==> flow/design.v <==
module calc_mvd_cost (
    input                       ap_clk,
    input                       ap_rst,
    input                       ap_start,
    input                       ap_ce,
    output logic                ap_done,
    output logic                ap_ready,
    output logic                ap_idle,
    input        [31:0]         x,
    input        [31:0]         y,
    input        [31:0]         mv_shift,
    input        [15:0]         mv_cand_0,
    input        [15:0]         mv_cand_1,
    input        [15:0]         mv_cand_2,
    input        [15:0]         mv_cand_3,
    output logic [63:0]         bitcost,
    output logic                bitcost_ap_vld,
    input        [63:0]         lambda_sqrt_integer_int64,
    input        [63:0]         lambda_sqrt_decimal_int64,
    output logic [63:0]         mvd_cost_int64,
    output logic                mvd_cost_int64_ap_vld
);
    localparam LAMBDA_DECIMAL_SHIFT_BITS = 14;
    localparam CTX_FRAC_BITS = 15;
    logic [31:0] x_shifted, y_shifted;
    logic [63:0] lambda_sqrt_integer_reg, lambda_sqrt_decimal_reg;
    logic [63:0] lambda_sqrt_integer_s2, lambda_sqrt_decimal_s2;
    logic [63:0] lambda_sqrt_integer_s3, lambda_sqrt_decimal_s3;
    logic [15:0] mv_cand_reg[4];
    logic [3:0] pipeline_valid;
    logic same_cand;
    logic [63:0] cand1_cost, cand2_cost;
    logic [63:0] selected_cost;
    logic [63:0] bitcost_s3;
    logic [63:0] cost_mult_lambda_int;
    logic [63:0] cost_mult_lambda_dec;
    logic ap_idle_r;
    logic ap_done_r;
    always_ff @(posedge ap_clk or posedge ap_rst) begin
        if (ap_rst) begin
            ap_idle_r <= 1'b1;
            ap_done_r <= 1'b0;
            x_shifted <= 32'b0;
            y_shifted <= 32'b0;
            lambda_sqrt_integer_reg <= 64'b0;
            lambda_sqrt_decimal_reg <= 64'b0;
            mv_cand_reg[0] <= 16'b0;
            mv_cand_reg[1] <= 16'b0;
            mv_cand_reg[2] <= 16'b0;
            mv_cand_reg[3] <= 16'b0;
            pipeline_valid[0] <= 1'b0;
            same_cand <= 1'b0;
            cand1_cost <= 64'b0;
            cand2_cost <= 64'b0;
            lambda_sqrt_integer_s2 <= 64'b0;
            lambda_sqrt_decimal_s2 <= 64'b0;
            pipeline_valid[1] <= 1'b0;
            selected_cost <= 0;
            lambda_sqrt_integer_s3 <= 64'b0;
            lambda_sqrt_decimal_s3 <= 64'b0;
            pipeline_valid[2] <= 1'b0;
            bitcost_s3 <= 64'b0;
            cost_mult_lambda_int <= 64'b0;
            cost_mult_lambda_dec <= 64'b0;
            pipeline_valid[3] <= 1'b0;
            bitcost <= 64'b0;
            bitcost_ap_vld <= 1'b0;
            mvd_cost_int64 <= 64'b0;
            mvd_cost_int64_ap_vld <= 1'b0;
        end
        else if (ap_ce) begin
            ap_idle_r <= ap_idle;
            ap_done_r <= ap_done;
            if (ap_start) begin
                x_shifted <= x << mv_shift;
                y_shifted <= y << mv_shift;
                lambda_sqrt_integer_reg <= lambda_sqrt_integer_int64;
                lambda_sqrt_decimal_reg <= lambda_sqrt_decimal_int64;
                mv_cand_reg[0] <= mv_cand_0;
                mv_cand_reg[1] <= mv_cand_1;
                mv_cand_reg[2] <= mv_cand_2;
                mv_cand_reg[3] <= mv_cand_3;
                pipeline_valid[0] <= 1'b1;
            end
            else begin
                pipeline_valid[0] <= 1'b0;
            end
            pipeline_valid[1] <= pipeline_valid[0];
            lambda_sqrt_integer_s2 <= lambda_sqrt_integer_reg;
            lambda_sqrt_decimal_s2 <= lambda_sqrt_decimal_reg;
                same_cand <= (mv_cand_reg[0] == mv_cand_reg[2]) && (mv_cand_reg[1] == mv_cand_reg[3]);
                cand1_cost <= get_mvd_coding_cost(
                    $signed(x_shifted) - $signed(mv_cand_reg[0]),
                    $signed(y_shifted) - $signed(mv_cand_reg[1])
                );
                cand2_cost <= get_mvd_coding_cost(
                    $signed(x_shifted) - $signed(mv_cand_reg[2]),
                    $signed(y_shifted) - $signed(mv_cand_reg[3])
                );
            pipeline_valid[2] <= pipeline_valid[1];
            lambda_sqrt_integer_s3 <= lambda_sqrt_integer_s2;
            lambda_sqrt_decimal_s3 <= lambda_sqrt_decimal_s2;
                if (same_cand) begin
                    selected_cost <= cand1_cost;
                end
                else begin
                    selected_cost <= (cand2_cost < cand1_cost) ? cand2_cost : cand1_cost;
                end
            pipeline_valid[3] <= pipeline_valid[2];
                bitcost_s3 <= selected_cost;
                cost_mult_lambda_int <= selected_cost * lambda_sqrt_integer_s3;
                cost_mult_lambda_dec <= selected_cost * lambda_sqrt_decimal_s3;
            bitcost_ap_vld <= pipeline_valid[3];
            mvd_cost_int64_ap_vld <= pipeline_valid[3];
                bitcost <= bitcost_s3;
                mvd_cost_int64 <= cost_mult_lambda_int + (cost_mult_lambda_dec >> LAMBDA_DECIMAL_SHIFT_BITS);
        end
    end
    assign ap_ready = 1'b1;
    assign ap_done  = mvd_cost_int64_ap_vld;
    always_comb begin
        ap_idle = ap_idle_r;
        if (ap_start && ap_ce) begin
            ap_idle = 0;
        end
        else if (ap_done_r && ap_ce) begin
            ap_idle = 1;
        end
    end
    function automatic logic [63:0] get_mvd_coding_cost(input logic signed [31:0] mvd_hor, input logic signed [31:0] mvd_ver);
        logic [63:0] bitcost_temp;
        logic [63:0] x_abs, y_abs;
        logic [63:0] Q;
        logic [63:0] a, b;
        bitcost_temp = 64'd4 << CTX_FRAC_BITS;
        x_abs = (mvd_hor < 0) ? -mvd_hor : mvd_hor;
        y_abs = (mvd_ver < 0) ? -mvd_ver : mvd_ver;
        Q = 64'd1 << CTX_FRAC_BITS;
        bitcost_temp += (x_abs == 1) ? Q : 64'b0;
        bitcost_temp += (y_abs == 1) ? Q : 64'b0;
        a = get_ep_ex_golomb_bitcost_withpow(x_abs);
        b = get_ep_ex_golomb_bitcost_withpow(y_abs);
        get_mvd_coding_cost = ((a + b + bitcost_temp) >> CTX_FRAC_BITS) << 34;
    endfunction
    function automatic logic [63:0] get_ep_ex_golomb_bitcost_withpow(input logic [63:0] symbol);
        if (symbol >= 32768)
            get_ep_ex_golomb_bitcost_withpow = 64'd983040;
        else if (symbol >= 16384)
            get_ep_ex_golomb_bitcost_withpow = 64'd917504;
        else if (symbol >= 8192)
            get_ep_ex_golomb_bitcost_withpow = 64'd851968;
        else if (symbol >= 4096)
            get_ep_ex_golomb_bitcost_withpow = 64'd786432;
        else if (symbol >= 2048)
            get_ep_ex_golomb_bitcost_withpow = 64'd720896;
        else if (symbol >= 1024)
            get_ep_ex_golomb_bitcost_withpow = 64'd655360;
        else if (symbol >= 512)
            get_ep_ex_golomb_bitcost_withpow = 64'd589824;
        else if (symbol >= 256)
            get_ep_ex_golomb_bitcost_withpow = 64'd524288;
        else if (symbol >= 128)
            get_ep_ex_golomb_bitcost_withpow = 64'd458752;
        else if (symbol >= 64)
            get_ep_ex_golomb_bitcost_withpow = 64'd393216;
        else if (symbol >= 32)
            get_ep_ex_golomb_bitcost_withpow = 64'd327680;
        else if (symbol >= 16)
            get_ep_ex_golomb_bitcost_withpow = 64'd262144;
        else if (symbol >= 8)
            get_ep_ex_golomb_bitcost_withpow = 64'd196608;
        else if (symbol >= 4)
            get_ep_ex_golomb_bitcost_withpow = 64'd131072;
        else if (symbol >= 2)
            get_ep_ex_golomb_bitcost_withpow = 64'd65536;
        else
            get_ep_ex_golomb_bitcost_withpow = 64'd0;
    endfunction
endmodule
# ---- From RTL to reports: calc_mvd_cost
# What the tools print for calc_mvd_cost, step after step.
# Lines are those of the file above, counted from 1.
# Cell names lack the library's common part.
# A cell with n/a has no value.
dict set report setup {
  top {calc_mvd_cost}
  clk_port {ap_clk}
  cell_library {sky130hd}
  pvt_corner {tt_025C_1v80}
}

# ---- Word-level counts
# Counts by Yosys on the flattened word-level netlist (proc, flatten, opt, wreduce). Print and check cells are left out. Cells with the same type and inputs are merged into one.
dict set report bits {
  regBits 964
  inputBits 292
  out_inout_bits 133
  word_cells 201
}
dict set report op_classes {
  n_addsub 17
  n_mul 2
  compare 65
  eq_ne 6
  shift 2
  n_mux 77
  reduce_logical 4
}
# op n
set ops {}
lappend ops {{multiplier 64 x 64 -> 64 bit} 2}
lappend ops {{2-to-1 mux 20 bit} 32}
lappend ops {{2-to-1 mux 64 bit} 6}
lappend ops {{2-to-1 mux 19 bit} 16}
lappend ops {{negator 32 -> 64 bit} 4}
lappend ops {{== test 64 x 1 -> 1 bit (second input constant)} 4}
lappend ops {{>= comparator 64 x 10 -> 1 bit (second input constant)} 4}
lappend ops {{>= comparator 64 x 11 -> 1 bit (second input constant)} 4}
lappend ops {{>= comparator 64 x 12 -> 1 bit (second input constant)} 4}
lappend ops {{>= comparator 64 x 13 -> 1 bit (second input constant)} 4}
lappend ops {{>= comparator 64 x 14 -> 1 bit (second input constant)} 4}
lappend ops {{>= comparator 64 x 15 -> 1 bit (second input constant)} 4}
lappend ops {{>= comparator 64 x 16 -> 1 bit (second input constant)} 4}
lappend ops {{>= comparator 64 x 2 -> 1 bit (second input constant)} 4}
lappend ops {{>= comparator 64 x 3 -> 1 bit (second input constant)} 4}
lappend ops {{>= comparator 64 x 4 -> 1 bit (second input constant)} 4}
lappend ops {{>= comparator 64 x 5 -> 1 bit (second input constant)} 4}
lappend ops {{>= comparator 64 x 6 -> 1 bit (second input constant)} 4}
lappend ops {{>= comparator 64 x 7 -> 1 bit (second input constant)} 4}
lappend ops {{>= comparator 64 x 8 -> 1 bit (second input constant)} 4}
lappend ops {{>= comparator 64 x 9 -> 1 bit (second input constant)} 4}
lappend ops {{2-to-1 mux 45 bit} 4}
lappend ops {{2-to-1 mux 18 bit} 8}
lappend ops {{< comparator 32 x 1 -> 1 bit (second input constant)} 4}
lappend ops {{subtractor 32 x 16 -> 32 bit} 4}
lappend ops {{adder 45 x 20 -> 45 bit} 2}
lappend ops {{adder 45 bit} 2}
lappend ops {{2-to-1 mux 17 bit} 4}
# Not listed: further kinds 10, cells in them 21.

# ---- Logic depth
# Yosys ltp: most cells in a row. Word level: on the elaborated netlist, between registers, memories and ports. Mapped: between sequential cells and ports; inverters and the memories' decode and read muxes count.
dict set report logic_depth {
  word_depth 22
  abc_area 0
  depth_mapped 33
  mapped_depth_nobuf 31
}

# ---- Netlist
# The flow's flattened synthesis, as Yosys stat reports it; memories are mapped. The netlist is that of the ABC_AREA named above (0 if unset); the other value can give another one.
# The area totals of this step are shown rounded.
# cell_type n type_area_um2
set types {}
lappend types {dfrtp_1 454 1.14E+04}
lappend types {ha_1 619 7.74E+03}
lappend types {fa_1 235 4.7E+03}
lappend types {mux2_2 355 4E+03}
lappend types {inv_1 599 2.25E+03}
lappend types {nand2_1 458 1.72E+03}
lappend types {xnor2_1 189 1.66E+03}
lappend types {a21oi_1 274 1.37E+03}
lappend types {and2_1 196 1.23E+03}
lappend types {o21ai_0 208 1.04E+03}
lappend types {mux4_2 42 945.907}
lappend types {nor2_1 242 908.371}
lappend types {mux2i_1 89 890.854}
lappend types {a211oi_1 97 728.198}
lappend types {clkbuf_1 194 728.198}
lappend types {nor2b_1 100 625.6}
lappend types {xor2_1 70 613.088}
lappend types {buf_4 80 600.576}
# Not listed: further types 85, cells in them 1044.
dict set report synth_totals {
  cell_count 5545
  mapped_area_um2 50570
  sequential_area_um2 11390
  flip_flops 455
  buffers 293
}

# ---- Path before layout
# Source: OpenSTA report_checks on the synthesized netlist (no wires, ideal clock, input and output delay 20% of the period each), path of least setup slack; recovery checks are left aside. Register names are those of the netlist, which keeps one name where synthesis merged equal registers.
dict set report synth_path {
  kind {flip-flop to flip-flop}
  startpoint {register (no name shown)}
  endpoint {register (no name shown)}
  period_ns 9.0
  setup_time_ns 0.137
  t_first_pin_ns 0.000
  arrival_time_ns 7.310
  required_time_ns 8.863
  setup_slack_ns 1.553
  path_delay_ns 7.447
  path_stages 30
  n_path_buf 2
  period_less_setup_slack_ns 7.447
}
# "path_delay_ns" = arrival - input delay + setup time.
# "path_stages": output pins that drive a net of the path, with the launching flip-flop's if there is one; two outputs of one cell count as two.
# "period_less_setup_slack_ns" = period - worst setup slack (recovery checks aside). The figure is calculated, with input and output delays left at 20% of the set period.
# Between the ends stands the longest chain of elaborated cells between them, by number of cells; it is not shown to be the way that was timed. Of several equally long chains one is given.
# A line is the first line of the expression or statement that the cell stems from. Yosys adds cells for indexed reads and writes and turns some case tables into memories.
dict set report synth_via {
  path_cell_list {dfrtp_1 -> clkbuf_1 -> clkbuf_1 -> nand2_1 -> fa_1 -> inv_1 -> fa_1 -> fa_1 -> ha_1 -> ha_1 -> inv_1 -> fa_1 -> inv_1 -> ha_1 -> ha_1 -> ha_1 -> ha_1 -> ha_1 -> and3_1 -> a221o_1 -> nor4_1 -> or3_1 -> a31oi_1 -> a41oi_1 -> a21oi_1 -> a211oi_1 -> o21bai_1 -> a21oi_1 -> xnor2_1 -> a21oi_1}
  elab_chain_len 1
  cells_between 1
  lines_between 1
  classes_between {mul (1)}
}
# element line_no
set synth_rtl {}
lappend synth_rtl {{start, declared} 33}
lappend synth_rtl {{start, assigned} 104}
lappend synth_rtl {{start, assigned} 107}
lappend synth_rtl {{multiplier 64 x 64 -> 64 bit} 112}
lappend synth_rtl {{end, assigned} 64}
lappend synth_rtl {{end, assigned} 112}
lappend synth_rtl {{end, declared} 36}

# ---- Path in the finished layout
# Path of least setup slack in the final report of flow run 1 (OpenROAD, finished layout, wires in). Where an end is a register, its clock arrival counts in the times.
dict set report layout_path {
  kind {flip-flop to flip-flop}
  startpoint {register (no name shown)}
  endpoint {register (no name shown)}
  period_ns 6.24
  setup_time_ns 0.11
  t_first_pin_ns 0.73
  arrival_time_ns 7.89
  required_time_ns 6.78
  setup_slack_ns -1.11
  path_stages 32
  n_path_buf 3
}
# Between the ends stands the longest chain of elaborated cells between them, by number of cells; it is not shown to be the way that was timed. Of several equally long chains one is given.
dict set report layout_via {
  path_cell_list {dfrtp_2 -> clkbuf_16 -> clkbuf_16 -> buf_12 -> nand2_4 -> fa_1 -> inv_2 -> fa_1 -> fa_2 -> ha_4 -> ha_4 -> inv_2 -> fa_2 -> inv_2 -> ha_4 -> ha_4 -> inv_2 -> fa_1 -> inv_2 -> ha_4 -> ha_4 -> and3_4 -> a211oi_4 -> o31ai_4 -> o211ai_1 -> a31oi_2 -> o21ai_1 -> nand2b_1 -> a21o_1 -> a21oi_2 -> xnor2_1 -> mux2_2}
  elab_chain_len 1
  cells_between 1
  lines_between 1
  classes_between {mul (1)}
}
# element line_no
set layout_rtl {}
lappend layout_rtl {{start, declared} 33}
lappend layout_rtl {{start, assigned} 104}
lappend layout_rtl {{start, assigned} 107}
lappend layout_rtl {{multiplier 64 x 64 -> 64 bit} 111}
lappend layout_rtl {{end, assigned} 63}
lappend layout_rtl {{end, assigned} 111}
lappend layout_rtl {{end, declared} 35}

; Measured results for calc_mvd_cost: 6 stored runs of the Yosys and OpenROAD flow on sky130hd. The settings differ; the order carries no meaning. The constraints put input and output delay at 20% of the set period each and load the outputs with 0.01 pF.
; "worstPathTime_ns" is the time allowed to the run's worst setup path (the clock period less input and output delay, where it has them) less its slack. Clock arrival times count: a late capture clock shortens it, a late launch clock lengthens it.
; The measured numbers are rounded.

[flow run 1: settings]
CELL_PAD_IN_SITES_GLOBAL_PLACEMENT = 3
CORE_ASPECT_RATIO = 0.91
CORE_MARGIN = 6
CORE_UTILIZATION = 26
CTS_CLUSTER_DIAMETER = 94
CTS_CLUSTER_SIZE = 36
GPL_ROUTABILITY_DRIVEN = 0
GPL_TIMING_DRIVEN = 0
HOLD_SLACK_MARGIN = -0.1
MAX_ROUTING_LAYER = met4
MIN_ROUTING_LAYER = met2
SETUP_SLACK_MARGIN = 0.84
SLEW_MARGIN = 25
TNS_END_PERCENT = 20
period_ns = 6.24
CAP_MARGIN = 20
[flow run 1: results]
worstPathTime_ns = 7.35
worst_setup_path_type = flip-flop to flip-flop
final_setup_tns_ns = -24.30
final_stdcell_area_um2 = 64050
synthArea_um2 = 50570
die_area_um2 = 205200
fin_ws_ns = -1.107

[flow run 2: settings]
period_ns = 8.14
CAP_MARGIN = 20
CORE_MARGIN = 2
CORE_UTILIZATION = 40
SLEW_MARGIN = 20
[flow run 2: results]
worstPathTime_ns = 7.75
worst_setup_path_type = flip-flop to flip-flop
final_setup_tns_ns = 0.000
final_stdcell_area_um2 = 56850
synthArea_um2 = 50570
die_area_um2 = 129300
fin_ws_ns = 0.393

[flow run 3: settings]
ABC_AREA = 0
CELL_PAD_IN_SITES_GLOBAL_PLACEMENT = 1
CORE_MARGIN = 6
CORE_UTILIZATION = 54
CTS_CLUSTER_SIZE = 42
MAX_ROUTING_LAYER = met4
MIN_ROUTING_LAYER = met1
PLACE_DENSITY_LB_ADDON = 0.02
SETUP_SLACK_MARGIN = 2.45
TNS_END_PERCENT = 20
period_ns = 11.0
CAP_MARGIN = 20
SLEW_MARGIN = 20
[flow run 3: results]
worstPathTime_ns = 8.09
worst_setup_path_type = flip-flop to flip-flop
final_setup_tns_ns = 0.000
final_stdcell_area_um2 = 56010
synthArea_um2 = 50570
die_area_um2 = 101100
fin_ws_ns = 2.912

[flow run 4: settings]
CELL_PAD_IN_SITES_GLOBAL_PLACEMENT = 3
CORE_ASPECT_RATIO = 0.91
CORE_MARGIN = 7
CORE_UTILIZATION = 26
CTS_CLUSTER_DIAMETER = 141
CTS_CLUSTER_SIZE = 36
GPL_ROUTABILITY_DRIVEN = 0
GPL_TIMING_DRIVEN = 0
HOLD_SLACK_MARGIN = -0.1
MAX_ROUTING_LAYER = met5
MIN_ROUTING_LAYER = met2
SETUP_SLACK_MARGIN = 0.84
SLEW_MARGIN = 25
TNS_END_PERCENT = 45
period_ns = 6.24
CAP_MARGIN = 20
[flow run 4: results]
worstPathTime_ns = 7.35
worst_setup_path_type = flip-flop to flip-flop
final_setup_tns_ns = -22.34
final_stdcell_area_um2 = 63770
synthArea_um2 = 50570
die_area_um2 = 207100
fin_ws_ns = -1.107

[flow run 5: settings]
CELL_PAD_IN_SITES_GLOBAL_PLACEMENT = 3
CORE_ASPECT_RATIO = 0.91
CORE_MARGIN = 6
CORE_UTILIZATION = 26
CTS_CLUSTER_DIAMETER = 366
CTS_CLUSTER_SIZE = 36
GPL_ROUTABILITY_DRIVEN = 0
GPL_TIMING_DRIVEN = 0
HOLD_SLACK_MARGIN = -0.1
MAX_ROUTING_LAYER = met4
MIN_ROUTING_LAYER = met2
SETUP_SLACK_MARGIN = 0.84
SLEW_MARGIN = 25
TNS_END_PERCENT = 45
period_ns = 6.24
CAP_MARGIN = 20
[flow run 5: results]
worstPathTime_ns = 7.23
worst_setup_path_type = flip-flop to flip-flop
final_setup_tns_ns = -21.77
final_stdcell_area_um2 = 62980
synthArea_um2 = 50570
die_area_um2 = 205200
fin_ws_ns = -0.994

[flow run 6: settings]
CELL_PAD_IN_SITES_GLOBAL_PLACEMENT = 0
CORE_ASPECT_RATIO = 0.68
CORE_MARGIN = 8
CORE_UTILIZATION = 42
GPL_TIMING_DRIVEN = 0
MAX_ROUTING_LAYER = met5
PLACE_DENSITY_LB_ADDON = 0.14
period_ns = 7.79
CAP_MARGIN = 20
SLEW_MARGIN = 20
[flow run 6: results]
worstPathTime_ns = 7.51
worst_setup_path_type = flip-flop to flip-flop
final_setup_tns_ns = 0.000
final_stdcell_area_um2 = 58790
synthArea_um2 = 50570
die_area_um2 = 132000
fin_ws_ns = 0.275
